==> flow/design.v <==
`timescale 1ns / 1ps
module fixed_point_linear #(
    parameter INTEGER_W = 16,
    parameter FRACTIONAL_W = 16,
    parameter VALUE_OG_WIDTH = INTEGER_W + FRACTIONAL_W,
    parameter K_WIDTH = 32,  
    parameter B_WIDTH = INTEGER_W + FRACTIONAL_W,
    parameter VALUE_OUT_WIDTH = INTEGER_W + FRACTIONAL_W,
    parameter MULT_RESULT_WIDTH = VALUE_OG_WIDTH + K_WIDTH
) (
    input  logic clk,
    input  logic rst_n,
    input  logic signed [VALUE_OG_WIDTH-1:0] value_og,
    input  logic signed [K_WIDTH-1:0] k,
    input  logic signed [B_WIDTH-1:0] b,
    input  logic                      valid_i,
    output logic                      ready_o,
    input  logic                      ready_i,
    output logic                      valid_o,
    output logic signed [VALUE_OUT_WIDTH-1:0] value_out
);
    logic signed [VALUE_OG_WIDTH-1:0] value_og_reg;
    logic signed [K_WIDTH-1:0] k_reg;
    logic signed [B_WIDTH-1:0] b_reg;
    logic signed [MULT_RESULT_WIDTH-1:0] multiplication_reg;
    logic signed [MULT_RESULT_WIDTH-1:0] scaled_mult_reg;
    logic signed [VALUE_OUT_WIDTH-1:0] value_out_reg;
    logic valid_stage1, valid_stage2, valid_stage3, valid_stage4;
    logic signed [MULT_RESULT_WIDTH-1:0] multiplication;
    logic signed [MULT_RESULT_WIDTH-1:0] scaled_mult;
    logic signed [MULT_RESULT_WIDTH-1:0] addition;
    logic signed [VALUE_OUT_WIDTH-1:0] max_positive;
    logic signed [VALUE_OUT_WIDTH-1:0] max_negative;
    assign ready_o = ~valid_stage1 || (valid_stage1 && ready_i);
    always_ff @(posedge clk) begin
        if (!rst_n) begin
            value_og_reg <= '0;
            k_reg <= '0;
            b_reg <= '0;
            valid_stage1 <= 1'b0;
        end else begin
            if (ready_o) begin  
                value_og_reg <= value_og;
                k_reg <= k;
                b_reg <= b;
                valid_stage1 <= valid_i;
            end
        end
    end
    always_ff @(posedge clk) begin
        if (!rst_n) begin
            multiplication_reg <= '0;
            valid_stage2 <= 1'b0;
        end else begin
            if (valid_stage1) begin  
                multiplication_reg <= value_og_reg * k_reg;
                valid_stage2 <= valid_stage1;
            end else begin
                valid_stage2 <= 1'b0;
            end
        end
    end
    assign multiplication = multiplication_reg;
    always_ff @(posedge clk) begin
        if (!rst_n) begin
            scaled_mult_reg <= '0;
            valid_stage3 <= 1'b0;
        end else begin
            if (valid_stage2) begin  
                scaled_mult_reg <= multiplication >>> FRACTIONAL_W;  
                valid_stage3 <= valid_stage2;
            end else begin
                valid_stage3 <= 1'b0;
            end
        end
    end
    assign scaled_mult = scaled_mult_reg;
    always_ff @(posedge clk) begin
        if (!rst_n) begin
            value_out_reg <= '0;
            valid_stage4 <= 1'b0;
        end else begin
            if (valid_stage3) begin  
                addition = scaled_mult + {{(MULT_RESULT_WIDTH-B_WIDTH){b_reg[B_WIDTH-1]}}, b_reg};
                max_positive = (1 << (VALUE_OUT_WIDTH-1)) - 1;   
                max_negative = -(1 << (VALUE_OUT_WIDTH-1));      
                if ($signed(addition) > $signed(max_positive)) begin
                    value_out_reg <= max_positive;
                end else if ($signed(addition) < $signed(1'b0)) begin
                    value_out_reg <= 0;
                end else begin
                    value_out_reg <= addition[VALUE_OUT_WIDTH-1:0];
                end
                valid_stage4 <= valid_stage3;
            end else begin
                valid_stage4 <= 1'b0;
            end
        end
    end
    always_ff @(posedge clk) begin
        if (!rst_n) begin
            valid_o <= 1'b0;
            value_out <= '0;
        end else begin
            if (ready_i) begin  
                valid_o <= valid_stage4;
                value_out <= value_out_reg;
            end
        end
    end
endmodule
`timescale 1ns / 1ps
module fifo #(
    parameter DATA_WIDTH = 32,
    parameter DEPTH = 16,
    parameter START_NUMBER = 0
)(
    input  logic clk,
    input  logic reset_n,
    output  logic [DATA_WIDTH-1:0] s_axis_tdata,
    output  logic s_axis_tvalid,
    input logic s_axis_tready,
    input logic [DATA_WIDTH-1:0] m_axis_tdata,
    input logic m_axis_tvalid,
    output  logic m_axis_tready
);
    logic [DATA_WIDTH-1:0] mem [0:DEPTH-1];
    logic [$clog2(DEPTH)-1:0] wr_ptr;
    logic [$clog2(DEPTH)-1:0] rd_ptr;
    logic [$clog2(DEPTH):0] count;
    logic full, empty;
    assign full = (count == DEPTH);
    assign empty = (count == 0);
    assign m_axis_tready = !full;  
    assign s_axis_tvalid = (!empty);
    always_ff @(posedge clk or negedge reset_n) begin
        if (!reset_n) begin
            wr_ptr <= 0;
            rd_ptr <= 0;
            count <= START_NUMBER;
            s_axis_tdata <= 0;
        end else begin
            if (m_axis_tvalid && m_axis_tready) begin
                mem[wr_ptr] <= m_axis_tdata;
                wr_ptr <= (wr_ptr == DEPTH-1) ? 0 : wr_ptr + 1;
            end
            if (s_axis_tvalid && s_axis_tready ) begin
                s_axis_tdata <= mem[rd_ptr];
                rd_ptr <= (rd_ptr == DEPTH-1) ? 0 : rd_ptr + 1;
            end
            case ({m_axis_tvalid && m_axis_tready, s_axis_tvalid && s_axis_tready})
                2'b01: count <= count - 1;   
                2'b10: count <= count + 1;   
                2'b11: count <= count;       
                default: ;                   
            endcase
        end
    end
endmodule
`timescale 1ns / 1ps
module parallel_DAC #(     
    parameter FIFO_DEPTH = 4,
    parameter DATA_WIDTH = 32,
    parameter START_NUMBER = 4       
)(
    input logic      in_clk,
    input logic      in_reset,
    input logic      in_sdo, 
    input logic [DATA_WIDTH-1:0] in_data,
    input logic      valid, 
    output logic      ready,
    output logic     out_sclk,
    output logic     out_ss,
    output logic     out_sdio,
    output logic     out_busy,
    output logic        sel_1_0,
    output logic        sel_1_1,
    output logic        sel_2_0,
    output logic        sel_2_1,
    output logic        AS2_r,
    output logic [15:0] out_data
);
    logic      in_start;
    logic [5:0] timer;
    logic sclk, sclk_buf;
    logic sdio, ss, busy;
    logic [15:0] dout;
    logic [7:0] counter_data;
    logic [3:0] timer_sclk;
    logic [5:0] timer_delay;
    logic [15:0] data;
    logic sclk_pos; assign sclk_pos = ~sclk_buf & sclk;
    logic sclk_neg; assign sclk_neg = ~sclk & sclk_buf;
    logic     data_went;
    assign data [15:0] = in_data[15:0];
    assign out_sdio = sdio;
    assign out_sclk = sclk;
    assign out_ss = ss;
    assign out_busy = busy;
    logic [2:0] sel_r;
    logic block;
    always_ff @(posedge in_clk or negedge in_reset) begin
        if(!in_reset) begin
            timer_sclk <= 4'd0;
        end else begin
            timer_sclk <= (in_start && (timer_sclk < 4'd5)) ? 
                         timer_sclk + 1 : 4'd0;
        end
    end
    always_ff @(posedge in_clk or negedge in_reset) begin
        if(!in_reset) begin
            in_start <= 'd0;
        end else if (valid && ready ) begin
            in_start <= 1'b1;
        end else if (timer_delay == 6'd30 )
            in_start <= 'd0;
    end
    always_ff @(posedge in_clk or negedge in_reset) begin
        if(!in_reset) begin
            out_data <= 'd0;
        end else if (in_start) begin
            if (timer_delay == 6'd29) begin
                out_data <= data;
            end 
        end
    end
    always_ff @(posedge in_clk or negedge in_reset) begin
        if(!in_reset) begin
            sclk <= 1'b1;
        end else begin
            if(in_start) begin
                if(timer_sclk == 4'd4 && counter_data != 8'd16) 
                    sclk <= ~sclk;
                else if(counter_data == 8'd16) 
                    sclk <= 1'b1;
            end else begin
                sclk <= 1'b1;
            end
        end
    end
    always_ff @(posedge in_clk or negedge in_reset) begin
        if(!in_reset) begin
            sclk_buf <= 1'b1;
        end else begin
            sclk_buf <= sclk;
        end
    end
    always_ff @(posedge in_clk or negedge in_reset) begin
        if(!in_reset) begin
            counter_data <= 8'd0;
        end else begin
            if(in_start) begin
                if(sclk_pos && (counter_data < 8'd16)) 
                    counter_data <= counter_data + 1;
                else if( !in_start)
                    counter_data <= 8'd0;
            end else begin
                counter_data <= 8'd0;
            end
        end
    end
    always_ff @(posedge in_clk or negedge in_reset) begin
        if(!in_reset) begin
            dout <= 16'd0;
            block <= 0;
        end else begin
            if(in_start && !block) begin
                if(counter_data == 8'd0) begin
                    dout <= in_data[31:16];
                end else if((counter_data > 0) && (counter_data < 16) && sclk_neg) begin
                    dout <= {dout[14:0], 1'b0};
                end else if(counter_data == 16)
                 block <= 1'b1;   
            end else if (!in_start) begin
                block <= 1'b0;
            end
        end
    end
        always_comb begin
        if(!in_reset) begin
            ready <= 1'b0;
        end else begin
            if (valid && !in_start) begin
                ready <= 1'b1;
            end else  begin
                ready <= 1'b0;
            end
        end
    end
    always_ff @(posedge in_clk or negedge in_reset) begin
        if(!in_reset) begin
            sdio <= 1'b0;
        end else begin
            sdio <= (in_start) ? dout[15] : 1'b0;
        end
    end
    always_ff @(posedge in_clk or negedge in_reset) begin
        if(!in_reset) begin
            timer_delay <= 6'd0;
        end else begin
            if(in_start) begin
                if((counter_data == 8'd16) && (timer_delay < 6'd30)) 
                    timer_delay <= timer_delay + 1;
                else if(counter_data != 8'd16) 
                    timer_delay <= 6'd0;
            end else begin
                timer_delay <= 6'd0;
            end
        end
    end
    always_ff @(posedge in_clk or negedge in_reset) begin
        if(!in_reset) begin
            ss <= 1'b1;
        end else begin
            ss <= (busy) ? 1'b0 : 1'b1;
        end
    end
    always_ff @(posedge in_clk or negedge in_reset) begin
        if(!in_reset) begin
            busy <= 1'b0;
            data_went <= 1'b0; 
        end else begin
            if( in_start) begin
                busy <= (timer_delay != 6'd30);          
                data_went <= (timer_delay == 6'd29); 
            end else begin
                busy <= 1'b0;
            end
        end
    end
     always_ff @(posedge in_clk) begin
    if (!in_reset) begin
        sel_r <= 'b0;
        AS2_r <= 1'b0;
    end else if (data_went) begin
            sel_r<=sel_r + 1'b1;
       end else if(sel_r == 3'b010) begin
            AS2_r <= 1'b1;
        end else if(sel_r == 3'b100) begin
            sel_r <= 'b0;
            AS2_r <= 1'b0;
        end
end
assign sel_1_0 = (sel_r == 3'b001);
assign sel_1_1 = (sel_r == 3'b010);
assign sel_2_0 = (sel_r == 3'b011);
assign sel_2_1 = (sel_r == 3'b100);
endmodule
`timescale 1ns / 1ps
module top#(       
    parameter FIFO_DEPTH = 16,
    parameter DATA_WIDTH = 32,
    parameter START_NUMBER = 0    
)(
    input  logic        GCLK,
    input  logic        OTG_RESETN,
    input  logic [DATA_WIDTH-1:0] wdatax,
    input  logic [DATA_WIDTH-1:0] wdatay,
    input  logic        validx,
    input  logic        validy,
    input  logic [DATA_WIDTH-1:0] kx_u,
    input  logic [DATA_WIDTH-1:0] bx_u,
    input  logic [DATA_WIDTH-1:0] kx_c,
    input  logic [DATA_WIDTH-1:0] bx_c,
    input  logic [DATA_WIDTH-1:0] ky_u,
    input  logic [DATA_WIDTH-1:0] by_u,
    input  logic [DATA_WIDTH-1:0] ky_c,
    input  logic [DATA_WIDTH-1:0] by_c,
    output logic        sel_1_0,
    output logic        sel_1_1,
    output logic        sel_2_0,
    output logic        sel_2_1,
    output logic        AS2_r,
    output  logic       wready,
    output logic        JB1,
    output logic        JB2,
    output logic        JB3,
    output logic        JB4,
    output logic        JB7,
    output logic        JB8,
    output logic        JB9,
    output logic        JB10,
    output logic        JA1,
    output logic        JA2,
    output logic        JA3,
    output logic        JA4,
    output logic        JA7,
    output logic        JA8,
    output logic        JA9,
    output logic        JA10,
    output logic        JC1_N,
    output logic        JC1_P,
        input logic        JC2_N,
    output logic        JC2_P,
    output logic        JC3_P
);
 assign JC1_P = 1'b0;
 logic [31:0]  in_data;
 logic  in_valid;
 logic in_ready;
    logic                  u_ready;
    logic                  u_valid;
    logic [DATA_WIDTH-1:0] u_data;
    logic                  c_ready;
    logic                  c_valid;
    logic [DATA_WIDTH-1:0] c_data;  
    logic [DATA_WIDTH-1:0] k_u;
    logic [DATA_WIDTH-1:0] b_u;
    logic [DATA_WIDTH-1:0] k_c;
    logic [DATA_WIDTH-1:0] b_c;
    logic [DATA_WIDTH-1:0] wdata;
    logic  wvalid;
    logic  store_valid;
    logic  done; 
always_ff @(posedge GCLK or negedge OTG_RESETN) begin
    if (!OTG_RESETN) begin
        store_valid <= 1'b0;
        done<= 1'b0;
    end else begin
        if (validx && validy) begin
            store_valid <= validy;
            done <= validy;
        end else if (!validx && !validy && u_valid) begin
            done <= store_valid;
            store_valid <=1'b0;
        end
    end
end
always_ff @(posedge GCLK or negedge OTG_RESETN) begin
        if (!OTG_RESETN) begin
        wdata <= '0;
        k_u <= '0;
        b_u <= '0;
        k_c <= '0;
        b_c <= '0;
        wvalid <= 1'b0;
    end else if (validx) begin
        wdata <= wdatax;
        k_u <= kx_u;
        b_u <= bx_u;
        wvalid <= validx;
    end else if (u_valid) begin
        if (store_valid) begin
            wdata <= wdatay;
            k_u <= ky_u;
            b_u <= by_u;
            k_c <= kx_c;
            b_c <= bx_c;
            wvalid <= u_valid;
        end else if (done) begin
            k_c <= ky_c;
            b_c <= by_c;
        end
    end else begin
        wdata <= '0;
        wvalid <= 1'b0;
    end
end
parallel_DAC #(
    .FIFO_DEPTH(FIFO_DEPTH),
    .DATA_WIDTH(DATA_WIDTH),
    .START_NUMBER(START_NUMBER)
)dac_inst (
    .in_clk(GCLK),
    .in_reset(OTG_RESETN),
    .in_sdo(JC2_N), 
    .in_data(in_data),
    .out_sclk(JC2_P),
    .out_ss(JC1_N),
    .out_sdio(JC3_P),
    .out_busy(),
    .AS2_r(AS2_r),
    .valid(in_valid), 
    .sel_1_0(sel_1_0),
    .sel_1_1(sel_1_1),
    .sel_2_0(sel_2_0),
    .sel_2_1(sel_2_1),
    .ready(in_ready),
    .out_data({JA1,JA2,JA3,JA4,JA7,JA8,JA9,JA10,JB1,JB2,JB3,JB4,JB7,JB8,JB9,JB10})
);
    fifo #(
        .DATA_WIDTH(DATA_WIDTH),
        .DEPTH(FIFO_DEPTH)
    ) fifo_inst (
        .clk(GCLK),
        .reset_n(OTG_RESETN),
        .s_axis_tdata(in_data),
        .s_axis_tvalid(in_valid),
        .s_axis_tready(in_ready),
        .m_axis_tdata({wdata[31:16],c_data[31:16]}),
        .m_axis_tvalid(c_valid),
        .m_axis_tready(c_ready)
    );
fixed_point_linear mult_u (
    .clk(GCLK),
    .rst_n(OTG_RESETN),
    .value_og({wdata[15:0],16'b0}),
    .k(k_u),
    .b(b_u),
    .valid_i(wvalid),
    .ready_o(wready),
    .ready_i(u_ready),
    .valid_o(u_valid),
    .value_out(u_data)
);
fixed_point_linear mult_code (
    .clk(GCLK),
    .rst_n(OTG_RESETN),
    .value_og(u_data),
    .k(k_c),
    .b(b_c),
    .valid_i(u_valid),
    .ready_o(u_ready),
    .ready_i(c_ready),
    .valid_o(c_valid),
    .value_out(c_data)
);
endmodule
Memo
Re: synthesis data of top

Tool chain data of top
Each step is given for the RTL above and for the edited RTL.
"orig" refers to lines of the RTL above, "edited" to lines of the edited file.
"change" is "edited" less "orig", of the values as shown; "rel_change_pct" is that difference over "orig", in percent.
Library cell names are shortened.
{ "setup": {"top_module": "top", "clk_port": "GCLK", "cell_library": "sky130hd", "lib_corner": "tt_025C_1v80"} }

Diff
The edit as a unified diff against the file above.
This change comes from a script, not from a designer. The edited design behaves differently; no optimisation was intended.
begin of diff
@@ -2,5 +2,5 @@
 module fixed_point_linear #(
     parameter INTEGER_W = 16,
-    parameter FRACTIONAL_W = 16,
+    parameter FRACTIONAL_W = 12,
     parameter VALUE_OG_WIDTH = INTEGER_W + FRACTIONAL_W,
     parameter K_WIDTH = 32,  
end of diff

Elaborated design
Counts by Yosys on the flattened word-level netlist (proc, flatten, opt, wreduce). Print and check cells are left out.
{ "bits": {"columns": ["item", "orig", "edited", "change", "rel_change_pct"], "rows": [
  ["input_bits", 325, 325, 0, 0.00],
  ["output_inout_bits", 26, 26, 0, 0.00],
  ["wordCells", 268, 268, 0, 0.00],
  ["ff_bits", 1320, 1272, -48, -3.64]
]} }
{ "op_classes": {"columns": ["item", "orig", "edited", "change", "rel_change_pct"], "rows": [
  ["n_addsub", 10, 10, 0, 0.00],
  ["reduce_and_logical", 59, 59, 0, 0.00],
  ["n_mux", 61, 61, 0, 0.00],
  ["multipliers", 2, 2, 0, 0.00],
  ["bitwise", 8, 8, 0, 0.00],
  ["n_eq", 52, 52, 0, 0.00],
  ["cmp", 9, 9, 0, 0.00]
]} }
{ "op_table": {"columns": ["operator", "orig", "edited", "change", "rel_change_pct"], "rows": [
  ["32-bit 2-to-1 mux", 17, 8, -9, -52.94],
  ["28-bit 2-to-1 mux", 0, 9, 9, null],
  ["48-bit by 32-bit adder with 49-bit output", 2, 0, -2, -100.00],
  ["64-bit by 32-bit greater-than comparator with 1-bit output (second input constant)", 2, 0, -2, -100.00],
  ["64-bit by 1-bit less-than comparator with 1-bit output (second input constant)", 2, 0, -2, -100.00],
  ["48-bit by 28-bit adder with 49-bit output", 0, 2, 2, null],
  ["60-bit by 28-bit greater-than comparator with 1-bit output (second input constant)", 0, 2, 2, null],
  ["60-bit by 1-bit less-than comparator with 1-bit output (second input constant)", 0, 2, 2, null],
  ["16-bit by 32-bit multiplier with 48-bit output", 1, 0, -1, -100.00],
  ["32-bit by 32-bit multiplier with 64-bit output", 1, 0, -1, -100.00],
  ["12-bit by 32-bit multiplier with 44-bit output", 0, 1, 1, null],
  ["28-bit by 32-bit multiplier with 60-bit output", 0, 1, 1, null],
  ["1-bit 2-to-1 mux", 29, 29, 0, 0.00],
  ["3-bit AND reduction", 17, 17, 0, 0.00],
  ["4-bit equality test (second input constant)", 16, 16, 0, 0.00],
  ["1-bit logical AND", 15, 15, 0, 0.00],
  ["4-bit by 3-bit equality test with 1-bit output (second input constant)", 9, 9, 0, 0.00],
  ["2-bit nonzero test", 9, 9, 0, 0.00],
  ["1-bit logical NOT", 6, 6, 0, 0.00],
  ["1-bit inverter", 6, 6, 0, 0.00],
  ["2-bit AND reduction", 5, 5, 0, 0.00],
  ["4-bit by 2-bit equality test with 1-bit output (second input constant)", 4, 4, 0, 0.00],
  ["2-bit inequality test (second input constant)", 4, 4, 0, 0.00],
  ["4-bit by 1-bit adder with 4-bit output (second input constant)", 3, 3, 0, 0.00],
  ["3-bit 2-to-1 mux", 3, 3, 0, 0.00],
  ["4-bit 2-to-1 mux", 3, 3, 0, 0.00],
  ["6-bit 2-to-1 mux", 3, 3, 0, 0.00],
  ["3-bit inequality test (second input constant)", 3, 3, 0, 0.00]
]} }
Not every row of either side is listed.

Logic depth
Longest topological path by Yosys (ltp), each cell counted once; first at word level (registers and memories cut), then after technology mapping (sequential cells cut; the memories' decode and read muxes count).
{ "depth": {"columns": ["item", "orig", "edited", "change", "rel_change_pct"], "rows": [
  ["word_depth", 8, 8, 0, 0.00],
  ["ABC_AREA", "0", "0", null, null],
  ["ltp_mapped", 30, 28, -2, -6.67],
  ["ltp_nobuf", 29, 27, -2, -6.90]
]} }

After synthesis
The flow's flattened synthesis, as Yosys stat reports it; memories are mapped. The netlist is that of the ABC_AREA named above (0 if unset); the other value can give another one.
{ "synth_totals": {"columns": ["item", "orig", "edited", "change", "rel_change_pct"], "rows": [
  ["yosys_area_um2", 104390.1, 90834.6, -13555.5, -12.99],
  ["ffs", 1256, 1132, -124, -9.87],
  ["buf_cells", 591, 533, -58, -9.81],
  ["sequential_area_um2", 31604.1, 28381.0, -3223.1, -10.20],
  ["cell_count", 10311, 8979, -1332, -12.92]
]} }
{ "by_type": {"columns": ["type", "orig", "edited", "change", "rel_change_pct"], "rows": [
  ["fa_1", 1570, 1267, -303, -19.30],
  ["inv_1", 1479, 1234, -245, -16.57],
  ["nand2_1", 1510, 1297, -213, -14.11],
  ["a22oi_1", 163, 3, -160, -98.16],
  ["and2_1", 727, 608, -119, -16.37],
  ["a22o_1", 32, 104, 72, 225.00],
  ["clkbuf_1", 547, 481, -66, -12.07],
  ["edfxtp_1", 512, 448, -64, -12.50],
  ["a221oi_1", 33, 95, 62, 187.88],
  ["o21ai_0", 300, 242, -58, -19.33],
  ["nor2b_1", 73, 28, -45, -61.64],
  ["dfxtp_1", 478, 438, -40, -8.37],
  ["a21oi_1", 514, 475, -39, -7.59],
  ["o22ai_1", 37, 4, -33, -89.19],
  ["a31oi_1", 46, 16, -30, -65.22],
  ["a221o_1", 3, 33, 30, 1000.00],
  ["nor2_1", 354, 382, 28, 7.91],
  ["mux2i_1", 346, 326, -20, -5.78]
]} }
Not every row of either side is listed.
By module: a second synthesis without flattening, with its own total; a netlist apart from the flattened one above.
{ "unflattened": {"columns": ["item", "orig", "edited", "change", "rel_change_pct"], "rows": [
  ["hier_cells", 12527, 11711, -816, -6.51],
  ["hier_area_um2", 126635.2, 118058.2, -8577.0, -6.77]
]} }
Each row is one instance without its submodules.
{ "by_module_orig": {"columns": ["module", "seq_area_um2", "n_cells", "n_inst", "mod_area_um2"], "rows": [
  ["fixed_point_linear", 5225.0, 5142, 2, 47088.9],
  ["fifo", 16500.8, 1340, 1, 21604.5],
  ["top", 4078.9, 639, 1, 7941.4],
  ["parallel_DAC", 1535.2, 264, 1, 2911.5]
]} }
{ "by_module_edited": {"columns": ["module", "seq_area_um2", "n_cells", "n_inst", "mod_area_um2"], "rows": [
  ["fixed_point_linear", 4904.7, 4757, 2, 43057.5],
  ["fifo", 16500.8, 1340, 1, 21604.5],
  ["top", 3778.6, 593, 1, 7427.1],
  ["parallel_DAC", 1535.2, 264, 1, 2911.5]
]} }

Timing after synthesis
Source: OpenSTA report_checks on the synthesized netlist (no wires, ideal clock, input and output delay 20% of the period each), path of least setup slack; recovery checks are left aside. Register names are those of the netlist, which keeps one name where synthesis merged equal registers.
{ "synth_timing": {"columns": ["item", "orig", "edited", "change", "rel_change_pct"], "rows": [
  ["path_kind", "register -> register", "register -> register", null, null],
  ["startpoint", "reg mult_code.k_reg[2]", "reg mult_code.k_reg[31]", null, null],
  ["endpoint", "reg mult_code.multiplication_reg[60]", "reg mult_code.multiplication_reg[58]", null, null],
  ["slack_ns", 2.197, 2.536, 0.339, null],
  ["path_delay_ns", 7.803, 7.464, -0.339, -4.34],
  ["period_ns", 10.0, 10.0, 0.0, 0.00],
  ["required_time_ns", 9.876, 9.875, -0.001, -0.01],
  ["setup_ns", 0.124, 0.125, 0.001, null],
  ["t_arrival_ns", 7.679, 7.339, -0.340, -4.43],
  ["path_buffers", 1, 3, 2, 200.00],
  ["driving_pins", 27, 28, 1, 3.70],
  ["t_first_pin_ns", 0.000, 0.000, 0.000, null],
  ["period_less_setup_slack_ns", 7.803, 7.464, -0.339, -4.34]
]} }
"path_delay_ns" is the arrival time less input delay plus setup time.
"driving_pins": output pins that drive a net of the path, with the launching flip-flop's if there is one; two outputs of one cell count as two.
"period_less_setup_slack_ns" is the clock period less the worst setup slack; recovery checks do not enter. This is arithmetic on one report: input and output delays are still those of the set period (20% each).
The rows between start and end are the longest chain of elaborated cells between them; the timing report does not say that the signal goes this way. Where chains are equally long, one stands for them.
Each line given opens the expression or statement behind the cell; cells for indexed reads and writes are added by Yosys, which also makes memories of some case tables.
{ "synth_via_orig": {"cell_sequence": "dfxtp_1 > clkbuf_1 > nand2_1 > inv_1 > fa_1 > fa_1 > fa_1 > fa_1 > inv_1 > fa_1 > inv_1 > fa_1 > inv_1 > fa_1 > inv_1 > fa_1 > ha_1 > a21o_1 > a21oi_1 > and3_1 > o211ai_1 > a41oi_1 > nand3b_1 > o21ai_0 > a21o_1 > a211oi_1 > o31ai_1", "elab_chain_cells": 1, "cells_between": 1, "cone_lines": 1, "cone_classes": "1 x mul"} }
{ "synth_lines_orig": {"columns": ["item", "line", "text"], "rows": [
  ["start, declared", 23, "logic signed [K_WIDTH-1:0] k_reg;"],
  ["start, assigned", 38, "k_reg <= '0;"],
  ["start, assigned", 44, "k_reg <= k;"],
  ["32-bit by 32-bit multiplier with 64-bit output", 56, "multiplication_reg <= value_og_reg * k_reg;"],
  ["end, assigned", 52, "multiplication_reg <= '0;"],
  ["end, assigned", 56, null],
  ["end, declared", 25, "logic signed [MULT_RESULT_WIDTH-1:0] multiplication_reg;"]
]} }
{ "synth_via_edited": {"cell_sequence": "dfxtp_1 > clkbuf_1 > clkbuf_1 > nand2_1 > inv_1 > fa_1 > inv_1 > fa_1 > inv_1 > fa_1 > fa_1 > inv_1 > fa_1 > inv_1 > fa_1 > fa_1 > ha_1 > ha_1 > clkbuf_1 > a21o_1 > a21oi_1 > nand4b_1 > a21oi_1 > nor2_1 > a211oi_1 > a21oi_1 > xnor2_1 > o21ai_0", "elab_chain_cells": 1, "cells_between": 1, "cone_lines": 1, "cone_classes": "1 x mul"} }
{ "synth_lines_edited": {"columns": ["item", "line", "text"], "rows": [
  ["start, declared", 23, "logic signed [K_WIDTH-1:0] k_reg;"],
  ["start, assigned", 38, "k_reg <= '0;"],
  ["start, assigned", 44, "k_reg <= k;"],
  ["28-bit by 32-bit multiplier with 60-bit output", 56, "multiplication_reg <= value_og_reg * k_reg;"],
  ["end, assigned", 52, "multiplication_reg <= '0;"],
  ["end, assigned", 56, null],
  ["end, declared", 25, "logic signed [MULT_RESULT_WIDTH-1:0] multiplication_reg;"]
]} }

Path in the finished layout
From the final timing report of each run of pair 1: the path of least setup slack in the routed layout; clock arrival at registers is part of the times.
{ "layout_timing": {"columns": ["item", "orig", "edited", "change", "rel_change_pct"], "rows": [
  ["path_kind", "register -> register", "register -> register", null, null],
  ["startpoint", "reg mult_code.value_og_reg[10]", "reg mult_code.value_og_reg[5]", null, null],
  ["endpoint", "reg mult_code.multiplication_reg[60]", "reg mult_code.multiplication_reg[59]", null, null],
  ["path_buffers", 3, 1, -2, -66.67],
  ["t_arrival_ns", 10.10, 9.34, -0.76, -7.52],
  ["t_first_pin_ns", 0.77, 0.77, 0.00, 0.00],
  ["setup_ns", 0.08, 0.08, 0.00, null],
  ["period_ns", 10.0, 10.0, 0.0, 0.00],
  ["driving_pins", 29, 25, -4, -13.79],
  ["required_time_ns", 10.72, 10.68, -0.04, -0.37],
  ["slack_ns", 0.62, 1.34, 0.72, null]
]} }
The rows between start and end are the longest chain of elaborated cells between them; the timing report does not say that the signal goes this way. Where chains are equally long, one stands for them.
{ "layout_via_orig": {"cell_sequence": "dfxtp_1 > buf_4 > nand2_1 > fa_1 > inv_1 > fa_1 > fa_1 > inv_1 > fa_1 > inv_1 > fa_1 > fa_1 > fa_1 > fa_1 > ha_1 > a21oi_1 > o21ai_0 > nor4_2 > buf_4 > a211oi_1 > nor2_1 > buf_4 > o211ai_1 > a41oi_1 > nand3b_1 > o21ai_0 > a21o_1 > a211oi_1 > o31ai_1", "elab_chain_cells": 1, "cells_between": 1, "cone_lines": 1, "cone_classes": "1 x mul"} }
{ "layout_lines_orig": {"columns": ["item", "line", "text"], "rows": [
  ["start, declared", 22, "logic signed [VALUE_OG_WIDTH-1:0] value_og_reg;"],
  ["start, assigned", 37, "value_og_reg <= '0;"],
  ["start, assigned", 43, "value_og_reg <= value_og;"],
  ["32-bit by 32-bit multiplier with 64-bit output", 56, "multiplication_reg <= value_og_reg * k_reg;"],
  ["end, assigned", 52, "multiplication_reg <= '0;"],
  ["end, assigned", 56, null],
  ["end, declared", 25, "logic signed [MULT_RESULT_WIDTH-1:0] multiplication_reg;"]
]} }
{ "layout_via_edited": {"cell_sequence": "dfxtp_1 > buf_4 > nand2_1 > fa_1 > inv_1 > fa_1 > fa_1 > inv_1 > fa_1 > inv_1 > fa_1 > fa_1 > fa_1 > ha_1 > ha_1 > and3_1 > nand3_1 > or2_2 > o211ai_1 > a31o_2 > a21oi_1 > o21ai_0 > a41oi_1 > xnor2_1 > a211oi_1", "elab_chain_cells": 1, "cells_between": 1, "cone_lines": 1, "cone_classes": "1 x mul"} }
{ "layout_lines_edited": {"columns": ["item", "line", "text"], "rows": [
  ["start, declared", 22, "logic signed [VALUE_OG_WIDTH-1:0] value_og_reg;"],
  ["start, assigned", 37, "value_og_reg <= '0;"],
  ["start, assigned", 43, "value_og_reg <= value_og;"],
  ["28-bit by 32-bit multiplier with 60-bit output", 56, "multiplication_reg <= value_og_reg * k_reg;"],
  ["end, assigned", 52, "multiplication_reg <= '0;"],
  ["end, assigned", 56, null],
  ["end, declared", 25, "logic signed [MULT_RESULT_WIDTH-1:0] multiplication_reg;"]
]} }

Flow runs
Runs of the flow (Yosys, OpenROAD) on both versions; the two runs of a pair have the same settings. The constraints put input and output delay at 20% of the set period each and load the outputs with 0.01 pF.
{ "flow_settings_pair_1": {"CORE_UTILIZATION": 40, "PLACE_DENSITY": 0.6, "period_ns": 10.0, "CAP_MARGIN": 20, "CORE_MARGIN": 2, "SLEW_MARGIN": 20} }
{ "results_pair_1": {"columns": ["item", "orig", "edited", "change", "rel_change_pct"], "rows": [
  ["ws_hold_ns", 0.360, 0.352, -0.008, null],
  ["design_die_area_um2", 265076.0, 230914.0, -34162.0, -12.89],
  ["achieved_clock_period_ns", 9.382, 8.662, -0.720, -7.67],
  ["yosys_chip_area_um2", 104390.1, 90834.6, -13555.5, -12.99],
  ["worstSetupSlack_ns", 0.618, 1.338, 0.720, null],
  ["timing.setup.tns_ns", 0.000, 0.000, 0.000, null],
  ["post_route_util_pct", 44.8, 44.9, 0.1, null],
  ["final_cell_area_um2", 116347.0, 101104.0, -15243.0, -13.10],
  ["power_uw", 14825, 12682, -2143, -14.46]
]} }
{ "flow_settings_pair_2": {"CAP_MARGIN": 20, "CELL_PAD_IN_SITES_DETAIL_PLACEMENT": 0, "CORE_UTILIZATION": 41, "CTS_CLUSTER_DIAMETER": 31, "CTS_CLUSTER_SIZE": 43, "PLACE_DENSITY": 0.71, "SLEW_MARGIN": 30, "TNS_END_PERCENT": 15, "period_ns": 8.09, "CORE_MARGIN": 2} }
{ "results_pair_2": {"columns": ["item", "orig", "edited", "change", "rel_change_pct"], "rows": [
  ["ws_hold_ns", 0.361, 0.355, -0.006, null],
  ["design_die_area_um2", 258664.0, 225331.0, -33333.0, -12.89],
  ["achieved_clock_period_ns", 7.966, 7.813, -0.153, -1.92],
  ["yosys_chip_area_um2", 104390.1, 90834.6, -13555.5, -12.99],
  ["worstSetupSlack_ns", 0.124, 0.277, 0.153, null],
  ["timing.setup.tns_ns", 0.000, 0.000, 0.000, null],
  ["post_route_util_pct", 47.9, 47.7, -0.2, null],
  ["final_cell_area_um2", 121529.0, 104993.0, -16536.0, -13.61],
  ["power_uw", 21428, 18851, -2577, -12.03]
]} }
"achieved_clock_period_ns" means the clock period less the worst setup slack. The figure is calculated, with input and output delays left at 20% of the set period.
By "power_uw" is meant OpenSTA's value without simulated activity: inputs other than the clock are taken to toggle once in ten clock periods, and the tool carries that through the logic.
